==> flow/design.v <==
`timescale 1ns/10ps
module  SOBEL(clk,reset,busy,ready,iaddr,idata,cdata_rd,cdata_wr,caddr_rd,caddr_wr,cwr,crd,csel	);
	input clk,reset;
	input ready;
	input [7:0] idata;
	input [7:0] cdata_rd;
	output reg busy;
	output reg [16:0] iaddr;
	output reg [7:0] cdata_wr;
	output [15:0] caddr_rd;
	output reg [15:0] caddr_wr;
	output reg cwr;
	output crd;
	output reg [1:0] csel;
	assign caddr_rd = 16'd0;
	assign crd = 1'b0;
	localparam IDLE = 2'd0, READ = 2'd1, WRITE = 2'd2, DONE = 2'd3;
	reg [1:0] state;
	reg [3:0] count;
	reg [16:0] count_iaddr;    
	reg [16:0] w_count;        
	reg [71:0] pixel_value;    
	reg [7:0] sobel_x;
	wire [71:0] win = {idata, pixel_value[63:0]};
	wire [7:0] p0 = win[7:0],   p1 = win[15:8],  p2 = win[23:16];
	wire [7:0] p3 = win[31:24], p5 = win[47:40];
	wire [7:0] p6 = win[55:48], p7 = win[63:56], p8 = win[71:64];
	wire signed [11:0] gx = $signed({4'b0, p0}) + $signed({3'b0, p3, 1'b0}) + $signed({4'b0, p6})
	                      - $signed({3'b0, p5, 1'b0}) - $signed({4'b0, p2}) - $signed({4'b0, p8});
	wire signed [11:0] gy_r = $signed({4'b0, pixel_value[7:0]}) + $signed({3'b0, pixel_value[15:8], 1'b0}) + $signed({4'b0, pixel_value[23:16]})
	                        - $signed({3'b0, pixel_value[63:56], 1'b0}) - $signed({4'b0, pixel_value[55:48]}) - $signed({4'b0, pixel_value[71:64]});
	function [7:0] clamp(input signed [11:0] v);
		if (v > 255) clamp = 8'd255;
		else if (v < 0) clamp = 8'd0;
		else clamp = v[7:0];
	endfunction
	wire [8:0] temp_combine = sobel_x + cdata_wr + 9'd1;
	always @(posedge clk)
	begin
		if (reset) begin
			state <= IDLE;
			busy <= 1'b0;
			cwr <= 1'b0;
			csel <= 2'b00;
			count <= 4'd0;
			iaddr <= 17'd0;
			count_iaddr <= 17'd0;
			w_count <= 17'd0;
			caddr_wr <= 16'd0;
			cdata_wr <= 8'd0;
		end
		else begin
			case (state)
			IDLE: begin
				if (ready) begin
					busy <= 1'b1;
					state <= READ;
					count <= 4'd0;
					count_iaddr <= 17'd0;
					iaddr <= 17'd0;
					w_count <= 17'd0;
				end
			end
			READ: begin
				pixel_value[count*8 +: 8] <= idata;
				if (count == 4'd8) begin
					cwr <= 1'b1;
					csel <= 2'b01;
					cdata_wr <= clamp(gx);
					sobel_x <= clamp(gx);
					caddr_wr <= w_count[15:0];
					state <= WRITE;
				end
				else begin
					if (count == 4'd2 || count == 4'd5)
						iaddr <= iaddr + 17'd256;
					else
						iaddr <= iaddr + 17'd1;
					count <= count + 4'd1;
				end
			end
			WRITE: begin
				if (csel == 2'b01) begin
					csel <= 2'b10;
					cdata_wr <= clamp(gy_r);
				end
				else if (csel == 2'b10) begin
					csel <= 2'b11;
					cdata_wr <= temp_combine[8:1];
				end
				else begin
					cwr <= 1'b0;
					csel <= 2'b00;
					count <= 4'd0;
					w_count <= w_count + 17'd1;
					if (w_count == 17'd65535) begin
						busy <= 1'b0;
						state <= DONE;
					end
					else begin
						state <= READ;
						if (count_iaddr % 258 == 255) begin
							count_iaddr <= count_iaddr + 17'd3;
							iaddr <= count_iaddr + 17'd3;
						end
						else begin
							count_iaddr <= count_iaddr + 17'd1;
							iaddr <= count_iaddr + 17'd1;
						end
					end
				end
			end
			default: ;
			endcase
		end
	end
endmodule
Tool chain data of SOBEL --
The steps from the RTL of SOBEL to its reports follow in flow order. Line numbers count from 1 in the design file above. Operators carry their Yosys type and port widths (W data, S select, Z words). Library cell names are shortened. The mark n/a stands for no value.
Design: design top SOBEL, clock input clk, standard-cell library sky130hd, timing corner tt_025C_1v80

Elaborated design --
Yosys after proc, flatten, opt, wreduce and memory -nomap, before mapping. Memory bits, and registers merged into a memory's read port (data or address), are not among the register bits. Print and check cells are not counted. Equal cells are merged and count once.
Cells by class: add/sub/neg operators 19, div/mod/pow operators 1, magnitude comparators 4, eq/ne operators 17, shifts and indexed selects 2, muxes and demuxes 44, bitwise logic cells 4, reduce/logical cells 17
Operators by type and width (number):
- $mod A17 B9 Y32 const B | 1
- $mux W17 | 9
- $and A72 B72 Y72 | 1
- $or A72 B72 Y72 | 1
- $not A72 Y72 | 1
- $shift A8 B33 Y72 | 1
- $shift A8 B33 Y72 const A | 1
- $pmux W17 S2 | 2
- $mux W8 | 7
- $add A17 B1 Y17 const B | 3
- $pmux W17 S3 | 1
- $sub A12 B9 Y12 | 4
- $neg A7 Y33 | 1
- $eq A32 B8 Y1 const B | 1
- $sub A11 B9 Y12 | 2
- $lt A12 B1 Y1 const B | 2
- $gt A12 B9 Y1 const B | 2
- $add A10 B8 Y11 | 2
- $reduce_and A5 Y1 | 4
- $add A8 B9 Y10 | 2
- $eq A17 B16 Y1 const B | 1
- $add A17 B2 Y17 const B | 1
- $add A17 B9 Y17 const B | 1
- $pmux W8 S2 | 1
- $mux W4 | 4
- $mux W2 | 8
- $ne A2 B2 Y1 const B | 7
- $pmux W4 S3 | 1
Other operator kinds: 22; their cells: 36.
Storage and ports: register bits after elaboration 165

Longest topological paths --
Depth = most cells in a row (Yosys ltp): at word level without a register or memory, in the mapped netlist without a sequential cell, where the memories' decode and read muxes count.
Depth: depth in word-level cells 10, ABC_AREA 0, depth in mapped cells 42

Netlist --
The flow's flattened synthesis, as Yosys stat reports it; memories are mapped. The netlist is that of the ABC_AREA named above (0 if unset); the other value can give another one.
Cell types:
- edfxtp_1 | number 72, total area 2.16E+03 µm²
- dfxtp_1 | number 86, total area 1.72E+03 µm²
- fa_1 | number 64, total area 1.28E+03 µm²
- nor2_1 | number 153, total area 574.301 µm²
- ha_1 | number 45, total area 563.04 µm²
- nand2_1 | number 147, total area 551.779 µm²
- a21oi_1 | number 92, total area 460.442 µm²
- inv_1 | number 111, total area 416.65 µm²
- o21ai_0 | number 67, total area 335.322 µm²
- xnor2_1 | number 38, total area 332.819 µm²
- a22o_1 | number 28, total area 245.235 µm²
- xor2_1 | number 22, total area 192.685 µm²
- nor3_1 | number 38, total area 190.182 µm²
- clkbuf_1 | number 44, total area 165.158 µm²
- nand3_1 | number 32, total area 160.154 µm²
- o211ai_1 | number 19, total area 142.637 µm²
- buf_4 | number 18, total area 135.13 µm²
- mux2i_1 | number 12, total area 120.115 µm²
Not listed: further types 83, cells in them 328.
Synthesis totals: standard cells after synthesis 1416, mapped area 0.0123206 mm², area of sequential cells 0.0038837 mm², mapped flip-flops 158

Timing after synthesis --
Path of least setup slack by OpenSTA after synthesis, without wires, with an ideal clock, recovery checks aside; 20% of the period is set as input and as output delay. Where synthesis merged equal registers, the netlist keeps one of their names.
Timing path post-synthesis: path type flip-flop to flip-flop, start register count_iaddr[9], end register iaddr[14], period 9.6 ns, setup time 0.071 ns, launch time at the first pin 0.000 ns, arrival 8.623 ns, slack 0.907 ns, delay of the path 8.694 ns, driving pins on the path 37, buffers on the path 1, synthesis period reached 8.693 ns
"delay of the path" = arrival - input delay + setup time. "driving pins on the path" counts driving pins, that of a launching flip-flop among them; a cell with two outputs on the path counts twice. "synthesis period reached" = period - worst setup slack (recovery checks aside). The figure is calculated, with input and output delays left at 20% of the set period. The rows between start and end are the longest chain of elaborated cells between them; the timing report does not say that the signal goes this way. Where chains are equally long, one stands for them. A line is the first line of the expression or statement that the cell stems from. Yosys adds cells for indexed reads and writes and turns some case tables into memories. A register here has more assigning lines than the two given.
On the way, post-synthesis: cells stage by stage dfxtp_1 -> or4b_1 -> buf_2 -> or4_4 -> nand2_1 -> or3_4 -> o31ai_2 -> a211o_1 -> nor4_2 -> o311ai_2 -> nor3_1 -> o2111ai_1 -> a2111oi_2 -> o21a_1 -> mux2i_1 -> nand3_1 -> a21oi_2 -> o2111a_1 -> nand4_4 -> and3_4 -> nor2_1 -> ha_1 -> inv_1 -> nand2_1 -> mux2i_1 -> a311oi_1 -> o2111a_1 -> nand4_1 -> o21bai_1 -> a2111o_1 -> fa_1 -> nor2_1 -> nand3_1 -> or3_1 -> a21oi_1 -> o21ai_0 -> a21oi_1, length of the longest elaborated chain 7, elaborated cells between the ends (all ways) 9
RTL lines, path post-synthesis:
- start, declared | RTL line 20 | reg [16:0] count_iaddr;
- start, assigned | RTL line 103 | count_iaddr <= count_iaddr + 17'd3;
- start, assigned | RTL line 107 | count_iaddr <= count_iaddr + 17'd1;
- $mod A17 B9 Y32 | RTL line 102 | if (count_iaddr % 258 == 255) begin
- $eq A32 B8 Y1 | RTL line 102
- $mux W17 | RTL line 102
- $mux W17 | RTL line 96 | if (w_count == 17'd65535) begin
- $mux W17 | RTL line 87 | else if (csel == 2'b10) begin
- $mux W17 | RTL line 83 | if (csel == 2'b01) begin
- $pmux W17 S3 | RTL line 53 | case (state)
- end, assigned | RTL line 76 | iaddr <= iaddr + 17'd256;
- end, assigned | RTL line 78 | iaddr <= iaddr + 17'd1;
- end, declared | RTL line 8 | output reg [16:0] iaddr;

Worst path after layout --
Path of least setup slack in the final report of flow run 1 (OpenROAD, finished layout, wires in). Where an end is a register, its clock arrival counts in the times.
Timing path after layout: path type flip-flop to flip-flop, start register count_iaddr[13], end register iaddr[14], period 9.6 ns, setup time 0.08 ns, launch time at the first pin 0.45 ns, arrival 9.48 ns, slack 0.50 ns, driving pins on the path 38, buffers on the path 2
The rows between start and end are the longest chain of elaborated cells between them; the timing report does not say that the signal goes this way. Where chains are equally long, one stands for them. A register here has more assigning lines than the two given.
On the way, after layout: cells stage by stage dfxtp_1 -> buf_4 -> or4_4 -> o311a_1 -> a2111oi_2 -> nor2_1 -> a22oi_2 -> a211oi_4 -> a2111oi_4 -> o2111ai_4 -> o21ai_2 -> a21oi_1 -> nor2b_4 -> or4_1 -> a221o_1 -> nor3_2 -> a21oi_4 -> or3_1 -> [... 2 more ...] -> nor2_1 -> ha_1 -> inv_1 -> nand2_1 -> mux2i_1 -> a311oi_1 -> o2111a_1 -> nand4_1 -> o21bai_1 -> a2111o_1 -> fa_1 -> nor2_1 -> buf_4 -> nand3_1 -> or3_1 -> a21oi_1 -> o21ai_0 -> a21oi_1, length of the longest elaborated chain 7, elaborated cells between the ends (all ways) 9
RTL lines, path after layout:
- start, declared | RTL line 20 | reg [16:0] count_iaddr;
- start, assigned | RTL line 103 | count_iaddr <= count_iaddr + 17'd3;
- start, assigned | RTL line 107 | count_iaddr <= count_iaddr + 17'd1;
- $mod A17 B9 Y32 | RTL line 102 | if (count_iaddr % 258 == 255) begin
- $eq A32 B8 Y1 | RTL line 102
- $mux W17 | RTL line 102
- $mux W17 | RTL line 96 | if (w_count == 17'd65535) begin
- $mux W17 | RTL line 87 | else if (csel == 2'b10) begin
- $mux W17 | RTL line 83 | if (csel == 2'b01) begin
- $pmux W17 S3 | RTL line 53 | case (state)
- end, assigned | RTL line 76 | iaddr <= iaddr + 17'd256;
- end, assigned | RTL line 78 | iaddr <= iaddr + 17'd1;
- end, declared | RTL line 8 | output reg [16:0] iaddr;

Record of 2 stored runs of the RTL-to-layout flow on SOBEL, platform sky130hd. The runs are unordered. Constraints: input delay and output delay 20% of the set period each, output load 0.01 pF.
"clock period reached" is the run's clock period less its worst setup slack. It is reckoned from that one timing run; input and output delays stay at 20% of the period that was set.

[flow run 1] flow files
==> flow/run.sh <==
#!/bin/bash
# the make line also repeats the synthesis and layout settings of config.mk as NAME=value (left out here)
make -C /OpenROAD-flow-scripts/flow DESIGN_CONFIG=/design/flow/config.mk WORK_HOME=/design/flow/orfs CLKGATE_MAP_FILE= finish
==> flow/config.mk <==
export PLATFORM = sky130hd
export DESIGN_NAME = SOBEL
export DESIGN_NICKNAME = SOBEL
export VERILOG_FILES = /design/flow/design.v
export SDC_FILE = /design/flow/constraint.sdc
export NUM_CORES = 4
export LEC_CHECK = 0
export CAP_MARGIN = 20
export CORE_ASPECT_RATIO = 0.93
export CORE_MARGIN = 9
export CORE_UTILIZATION = 26
export CTS_CLUSTER_DIAMETER = 203
export SLEW_MARGIN = 25
==> flow/constraint.sdc <==
create_clock -name core_clock -period 9.6 [get_ports {clk}]
set_input_delay 1.9200 -clock core_clock [delete_from_list [all_inputs] [get_ports {clk}]]
set_output_delay 1.9200 -clock core_clock [all_outputs]
set_load 0.01 [all_outputs]

[flow run 1] result: utilization of the finished layout 31.4%; Yosys chip area after synthesis 0.0123206 mm²; setup TNS 0.000 ns; worst setup slack after layout 0.497 ns; total die area 0.0555522 mm²; clock period reached 9.103 ns

[flow run 2] flow files
==> flow/run.sh <==
#!/bin/bash
# the make line also repeats the synthesis and layout settings of config.mk as NAME=value (left out here)
make -C /OpenROAD-flow-scripts/flow DESIGN_CONFIG=/design/flow/config.mk WORK_HOME=/design/flow/orfs CLKGATE_MAP_FILE= finish
==> flow/config.mk <==
export PLATFORM = sky130hd
export DESIGN_NAME = SOBEL
export DESIGN_NICKNAME = SOBEL
export VERILOG_FILES = /design/flow/design.v
export SDC_FILE = /design/flow/constraint.sdc
export NUM_CORES = 4
export LEC_CHECK = 0
export ABC_AREA = 1
export CAP_MARGIN = 20
export CELL_PAD_IN_SITES_DETAIL_PLACEMENT = 1
export CELL_PAD_IN_SITES_GLOBAL_PLACEMENT = 3
export CORE_MARGIN = 2
export CORE_UTILIZATION = 40
export CTS_CLUSTER_DIAMETER = 55
export GPL_TIMING_DRIVEN = 0
export SLEW_MARGIN = 5
==> flow/constraint.sdc <==
create_clock -name core_clock -period 9.6 [get_ports {clk}]
set_input_delay 1.9200 -clock core_clock [delete_from_list [all_inputs] [get_ports {clk}]]
set_output_delay 1.9200 -clock core_clock [all_outputs]
set_load 0.01 [all_outputs]

[flow run 2] result: utilization of the finished layout 48.4%; Yosys chip area after synthesis 0.0129186 mm²; setup TNS 0.000 ns; worst setup slack after layout 0.641 ns; total die area 0.0337494 mm²; clock period reached 8.959 ns
